==> flow/design.v <==
module debounce (
  clk,
  reset_n,
  data_in,
  data_out
);
  parameter WIDTH = 32;            
  parameter POLARITY = "HIGH";     
  parameter TIMEOUT = 50000;       
  parameter TIMEOUT_WIDTH = 16;    
  input wire clk;
  input wire reset_n;
  input wire [WIDTH-1:0] data_in;
  output wire [WIDTH-1:0] data_out;
  reg [TIMEOUT_WIDTH-1:0] counter [0:WIDTH-1];
  wire counter_reset [0:WIDTH-1];
  wire counter_enable [0:WIDTH-1];
  genvar i;
  generate for (i = 0; i < WIDTH; i = i+1)
  begin:  debounce_counter_loop
    always @ (posedge clk or negedge reset_n)
    begin
      if (reset_n == 0)
      begin
        counter[i] <= 0;
      end
      else
      begin
        if (counter_reset[i] == 1)   
        begin
          counter[i] <= 0;
        end
        else if (counter_enable[i] == 1)
        begin
          counter[i] <= counter[i] + 1'b1;
        end
      end
    end
    if (POLARITY == "HIGH")
    begin
      assign counter_reset[i] = (data_in[i] == 0);
      assign counter_enable[i] = (data_in[i] == 1) & (counter[i] < TIMEOUT);
      assign data_out[i] = (counter[i] == TIMEOUT) ? 1'b1 : 1'b0;
    end
    else
    begin
      assign counter_reset[i] = (data_in[i] == 1);
      assign counter_enable[i] = (data_in[i] == 0) & (counter[i] < TIMEOUT);
      assign data_out[i] = (counter[i] == TIMEOUT) ? 1'b0 : 1'b1;    
    end
  end  
  endgenerate
endmodule
Step by step through the tools: debounce
Module debounce before and after one edit of its RTL, step after step.
Lines under "original" count in the file above, lines under "edited" in the edited file.
"difference" is "edited" less "original", of the values as shown; "relative change" is that difference over "original", in percent.
Operators: Yosys type, input widths -> output width; for muxes data width and select width s.
Library cell names are shortened.
Not given: n/a
- design top: debounce
- clock port: clk
- library: sky130hd
- timing corner: tt_025C_1v80

Edit of the RTL
Unified diff, file above to edited file.
The edit is scripted, without regard to the design's behaviour, which it may alter; it was not made to optimise anything.
begin of diff
@@ -2,5 +2,5 @@
   clk,
   reset_n,
-  data_in,
+  data_in_ext,
   data_out
 );
@@ -11,6 +11,8 @@
   input wire clk;
   input wire reset_n;
-  input wire [WIDTH-1:0] data_in;
+  input wire [WIDTH-1:0] data_in_ext;
   output wire [WIDTH-1:0] data_out;
+  reg [WIDTH-1:0] data_in;
+  always @(posedge clk) data_in <= data_in_ext;
   reg [TIMEOUT_WIDTH-1:0] counter [0:WIDTH-1];
   wire counter_reset [0:WIDTH-1];
end of diff

After elaboration
Source: Yosys, flattened and elaborated. Widths are those after wreduce. Registers that Yosys merges into a memory's read port (data or address) are not register bits. Print and check cells do not count. Equal cells are merged and count once.
- operators by class (element ; original ; edited ; difference ; relative change (%)):
    $add $sub $neg ; 32 ; 32 ; 0 ; 0.00
    eq/ne operators ; 64 ; 64 ; 0 ; 0.00
    bitwise operators ; 32 ; 32 ; 0 ; 0.00
    multiplexer cells ; 96 ; 96 ; 0 ; 0.00
    $lt $le $gt $ge ; 32 ; 32 ; 0 ; 0.00
- operators by type and width (kind ; original ; edited ; difference ; relative change (%)):
    $mux 16 ; 64 ; 64 ; 0 ; 0.00
    $add 16x1->16 const B ; 32 ; 32 ; 0 ; 0.00
    $and 1x1->1 ; 32 ; 32 ; 0 ; 0.00
    $eq 16x16->1 const B ; 32 ; 32 ; 0 ; 0.00
    $lt 16x16->1 const B ; 32 ; 32 ; 0 ; 0.00
    $mux 1 ; 32 ; 32 ; 0 ; 0.00
    $ne 2x1->1 const B ; 32 ; 32 ; 0 ; 0.00
- bit counts (element ; original ; edited ; difference ; relative change (%)):
    register bits after elaboration ; 512 ; 544 ; +32 ; +6.25
    output and inout port bits ; 32 ; 32 ; 0 ; 0.00
    word-level cells ; 288 ; 289 ; +1 ; +0.35

Depth
Longest topological path by Yosys (ltp), each cell counted once; first at word level (registers and memories cut), then after technology mapping (sequential cells cut; the memories' decode and read muxes count).
- depth (element ; original ; edited ; difference ; relative change (%)):
    word-level depth ; 4 ; 4 ; 0 ; 0.00
    ABC_AREA ; 0 ; 0 ; n/a ; n/a
    depth in mapped cells ; 7 ; 6 ; -1 ; -14.29

Netlist
The flow's flattened synthesis, as Yosys stat reports it; memories are mapped. The netlist is that of the ABC_AREA named above (0 if unset); the other value can give another one.
- synthesis totals (element ; original ; edited ; difference ; relative change (%)):
    sequential area (um^2) ; 12812.3 ; 13452.9 ; +640.6 ; +5.00
    mapped cells ; 3097 ; 3108 ; +11 ; +0.36
    buffer cells ; 80 ; 61 ; -19 ; -23.75
    chip area (Yosys) (um^2) ; 28981.5 ; 29550.8 ; +569.3 ; +1.96
    flip-flops ; 512 ; 544 ; +32 ; +6.25
- cell types (type ; original ; edited ; difference ; relative change (%)):
    a21oi_1 ; 77 ; 40 ; -37 ; -48.05
    and2_1 ; 337 ; 372 ; +35 ; +10.39
    dfxtp_1 ; 0 ; 32 ; +32 ; n/a
    nor3_1 ; 150 ; 180 ; +30 ; +20.00
    nor2_1 ; 82 ; 56 ; -26 ; -31.71
    a21boi_1 ; 0 ; 26 ; +26 ; n/a
    a21boi_0 ; 75 ; 53 ; -22 ; -29.33
    and3_1 ; 60 ; 81 ; +21 ; +35.00
    o21ai_0 ; 85 ; 66 ; -19 ; -22.35
    mux2i_1 ; 55 ; 40 ; -15 ; -27.27
    nand3_1 ; 211 ; 197 ; -14 ; -6.64
    clkbuf_1 ; 72 ; 60 ; -12 ; -16.67
    nand2_1 ; 270 ; 281 ; +11 ; +4.07
    a211oi_1 ; 17 ; 6 ; -11 ; -64.71
    nor4_1 ; 91 ; 101 ; +10 ; +10.99
    xor2_1 ; 207 ; 216 ; +9 ; +4.35
    inv_1 ; 127 ; 136 ; +9 ; +7.09
    o31ai_1 ; 11 ; 20 ; +9 ; +81.82
Not every row of either side is listed.

Path before layout
OpenSTA on the mapped netlist: ideal clock, no wires. The path of least setup slack (recovery checks aside). Input and output delay are each 20% of the period. Register names are those of the netlist, which keeps one name where synthesis merged equal registers.
- timing post-synthesis (element ; original ; edited ; difference ; relative change (%)):
    path kind ; register -> output ; register -> output ; n/a ; n/a
    start point ; register counter[29][12] ; register counter[27][12] ; n/a ; n/a
    end point ; output data_out[29] ; output data_out[27] ; n/a ; n/a
    required time (ns) ; 4.000 ; 4.000 ; 0.000 ; 0.00
    clock period (ns) ; 5.0 ; 5.0 ; 0.0 ; 0.00
    stages on the path ; 4 ; 4 ; 0 ; 0.00
    slack (ns) ; 2.208 ; 2.344 ; +0.136 ; n/a
    data arrival time (ns) ; 1.792 ; 1.656 ; -0.136 ; -7.59
    path buffers ; 0 ; 0 ; 0 ; n/a
    launch time at the first pin (ns) ; 0.000 ; 0.000 ; 0.000 ; n/a
    path delay (ns) ; 1.792 ; 1.656 ; -0.136 ; -7.59
    synthesis period reached (ns) ; 2.792 ; 2.656 ; -0.136 ; -4.87
"path delay" = arrival - input delay + setup time.
At an output port there is no setup time.
"stages on the path": output pins that drive a net of the path, with the launching flip-flop's if there is one; two outputs of one cell count as two.
"synthesis period reached" = period - worst setup slack (recovery checks aside). The figure is calculated, with input and output delays left at 20% of the set period.
Between the ends stands the longest chain of elaborated cells between them, by number of cells; it is not shown to be the way that was timed. Of several equally long chains one is given.
A line is the first line of the expression or statement that the cell stems from. Yosys adds cells for indexed reads and writes and turns some case tables into memories.
A register here has more assigning lines than the two given.
On the way, post-synthesis, original:
- cells stage by stage: dfrtp_1 -> or4_1 -> or4b_2 -> nor3_1
- length of the longest elaborated chain: 2
- elaborated cells on any way between the ends at 2
- noted source lines of those cells: 1
- classes of those cells: eq/ne: 1; mux: 1
- RTL lines, path post-synthesis, original (element ; RTL line ; text):
    from (decl) ; 15 ; reg [TIMEOUT_WIDTH-1:0] counter [0:WIDTH-1];
    from (assign) ; 25 ; counter[i] <= 0;
    from (assign) ; 35 ; counter[i] <= counter[i] + 1'b1;
    $eq 16x16->1 ; 43 ; assign data_out[i] = (counter[i] == TIMEOUT) ? 1'b1 : 1'b0;
    $mux 1 ; 43 ;
    to (decl) ; 14 ; output wire [WIDTH-1:0] data_out;
On the way, post-synthesis, edited:
- cells stage by stage: dfrtp_1 -> or4_1 -> or4_1 -> nor4_1
- length of the longest elaborated chain: 2
- elaborated cells on any way between the ends at 2
- noted source lines of those cells: 1
- classes of those cells: eq/ne: 1; mux: 1
- RTL lines, path post-synthesis, edited (element ; RTL line ; text):
    from (decl) ; 17 ; reg [TIMEOUT_WIDTH-1:0] counter [0:WIDTH-1];
    from (assign) ; 27 ; counter[i] <= 0;
    from (assign) ; 37 ; counter[i] <= counter[i] + 1'b1;
    $eq 16x16->1 ; 45 ; assign data_out[i] = (counter[i] == TIMEOUT) ? 1'b1 : 1'b0;
    $mux 1 ; 45 ;
    to (decl) ; 14 ; output wire [WIDTH-1:0] data_out;

Path in the finished layout
From the final timing report of the runs of set A: the path of least setup slack in the routed layout; clock arrival at registers is part of the times.
- timing post-layout (element ; original ; edited ; difference ; relative change (%)):
    path kind ; register -> output ; register -> output ; n/a ; n/a
    start point ; register counter[29][12] ; register counter[27][12] ; n/a ; n/a
    end point ; output data_out[29] ; output data_out[27] ; n/a ; n/a
    launch time at the first pin (ns) ; 0.59 ; 0.61 ; +0.02 ; +3.39
    slack (ns) ; 0.24 ; 0.39 ; +0.15 ; n/a
    clock period (ns) ; 3.99 ; 3.99 ; 0.00 ; 0.00
    path buffers ; 1 ; 1 ; 0 ; 0.00
    required time (ns) ; 3.19 ; 3.19 ; 0.00 ; 0.00
    data arrival time (ns) ; 2.95 ; 2.80 ; -0.15 ; -5.08
    stages on the path ; 5 ; 5 ; 0 ; 0.00
Between the ends stands the longest chain of elaborated cells between them, by number of cells; it is not shown to be the way that was timed. Of several equally long chains one is given.
A register here has more assigning lines than the two given.
On the way, post-layout, original:
- cells stage by stage: dfrtp_1 -> or4_1 -> or4b_2 -> nor3_1 -> clkdlybuf4s50_1
- length of the longest elaborated chain: 2
- elaborated cells on any way between the ends at 2
- noted source lines of those cells: 1
- classes of those cells: eq/ne: 1; mux: 1
- RTL lines, path post-layout, original (element ; RTL line ; text):
    from (decl) ; 15 ; reg [TIMEOUT_WIDTH-1:0] counter [0:WIDTH-1];
    from (assign) ; 25 ; counter[i] <= 0;
    from (assign) ; 35 ; counter[i] <= counter[i] + 1'b1;
    $eq 16x16->1 ; 43 ; assign data_out[i] = (counter[i] == TIMEOUT) ? 1'b1 : 1'b0;
    $mux 1 ; 43 ;
    to (decl) ; 14 ; output wire [WIDTH-1:0] data_out;
On the way, post-layout, edited:
- cells stage by stage: dfrtp_1 -> or4_1 -> or4_1 -> nor4_1 -> clkdlybuf4s50_1
- length of the longest elaborated chain: 2
- elaborated cells on any way between the ends at 2
- noted source lines of those cells: 1
- classes of those cells: eq/ne: 1; mux: 1
- RTL lines, path post-layout, edited (element ; RTL line ; text):
    from (decl) ; 17 ; reg [TIMEOUT_WIDTH-1:0] counter [0:WIDTH-1];
    from (assign) ; 27 ; counter[i] <= 0;
    from (assign) ; 37 ; counter[i] <= counter[i] + 1'b1;
    $eq 16x16->1 ; 45 ; assign data_out[i] = (counter[i] == TIMEOUT) ? 1'b1 : 1'b0;
    $mux 1 ; 45 ;
    to (decl) ; 14 ; output wire [WIDTH-1:0] data_out;

Flow runs
Runs of the flow (Yosys, OpenROAD) on both versions; the two runs of a pair have the same settings. The constraints put input and output delay at 20% of the set period each and load the outputs with 0.01 pF.
Settings, set A:
- noted CORE_UTILIZATION: 50
- period_ns: 3.99
- CAP_MARGIN: 20
- CORE_MARGIN at 2
- SLEW_MARGIN: 20
- final reports, set A (element ; original ; edited ; difference ; relative change (%)):
    power (W) ; 0.011795 ; 0.011841 ; +0.000046 ; +0.39
    die size (um^2) ; 59905.0 ; 61063.4 ; +1158.4 ; +1.93
    standard-cell area of the final layout (um^2) ; 32532.5 ; 33128.0 ; +595.5 ; +1.83
    achieved period (ns) ; 3.752 ; 3.603 ; -0.149 ; -3.97
    synthesized cell area (um^2) ; 28981.5 ; 29550.8 ; +569.3 ; +1.96
    utilization in the final report ; 0.566 ; 0.565 ; -0.001 ; n/a
    setup TNS (ns) ; 0.000 ; 0.000 ; 0.000 ; n/a
    setup slack of the worst path (ns) ; 0.238 ; 0.387 ; +0.149 ; n/a
Settings, set B:
- CAP_MARGIN: 40
- CELL_PAD_IN_SITES_DETAIL_PLACEMENT at 1
- CORE_ASPECT_RATIO at 0.91
- noted CORE_UTILIZATION: 53
- CTS_CLUSTER_SIZE at 22
- noted GPL_ROUTABILITY_DRIVEN: 1
- MAX_ROUTING_LAYER: met4
- MIN_ROUTING_LAYER: met2
- PLACE_DENSITY_LB_ADDON at 0.06
- SLEW_MARGIN: 10
- period_ns: 4.15
- CORE_MARGIN at 2
- final reports, set B (element ; original ; edited ; difference ; relative change (%)):
    power (W) ; 0.011162 ; 0.011761 ; +0.000599 ; +5.37
    die size (um^2) ; 56571.1 ; 57663.3 ; +1092.2 ; +1.93
    standard-cell area of the final layout (um^2) ; 32412.3 ; 33098.0 ; +685.7 ; +2.12
    achieved period (ns) ; 3.907 ; 3.780 ; -0.127 ; -3.25
    synthesized cell area (um^2) ; 28981.5 ; 29550.8 ; +569.3 ; +1.96
    utilization in the final report ; 0.601 ; 0.601 ; 0.000 ; n/a
    setup TNS (ns) ; 0.000 ; 0.000 ; 0.000 ; n/a
    setup slack of the worst path (ns) ; 0.243 ; 0.370 ; +0.127 ; n/a
"achieved period" = clock period - worst setup slack. The figure is calculated, with input and output delays left at 20% of the set period.
"power": no workload was simulated; the value follows from the tool's default switching activity.
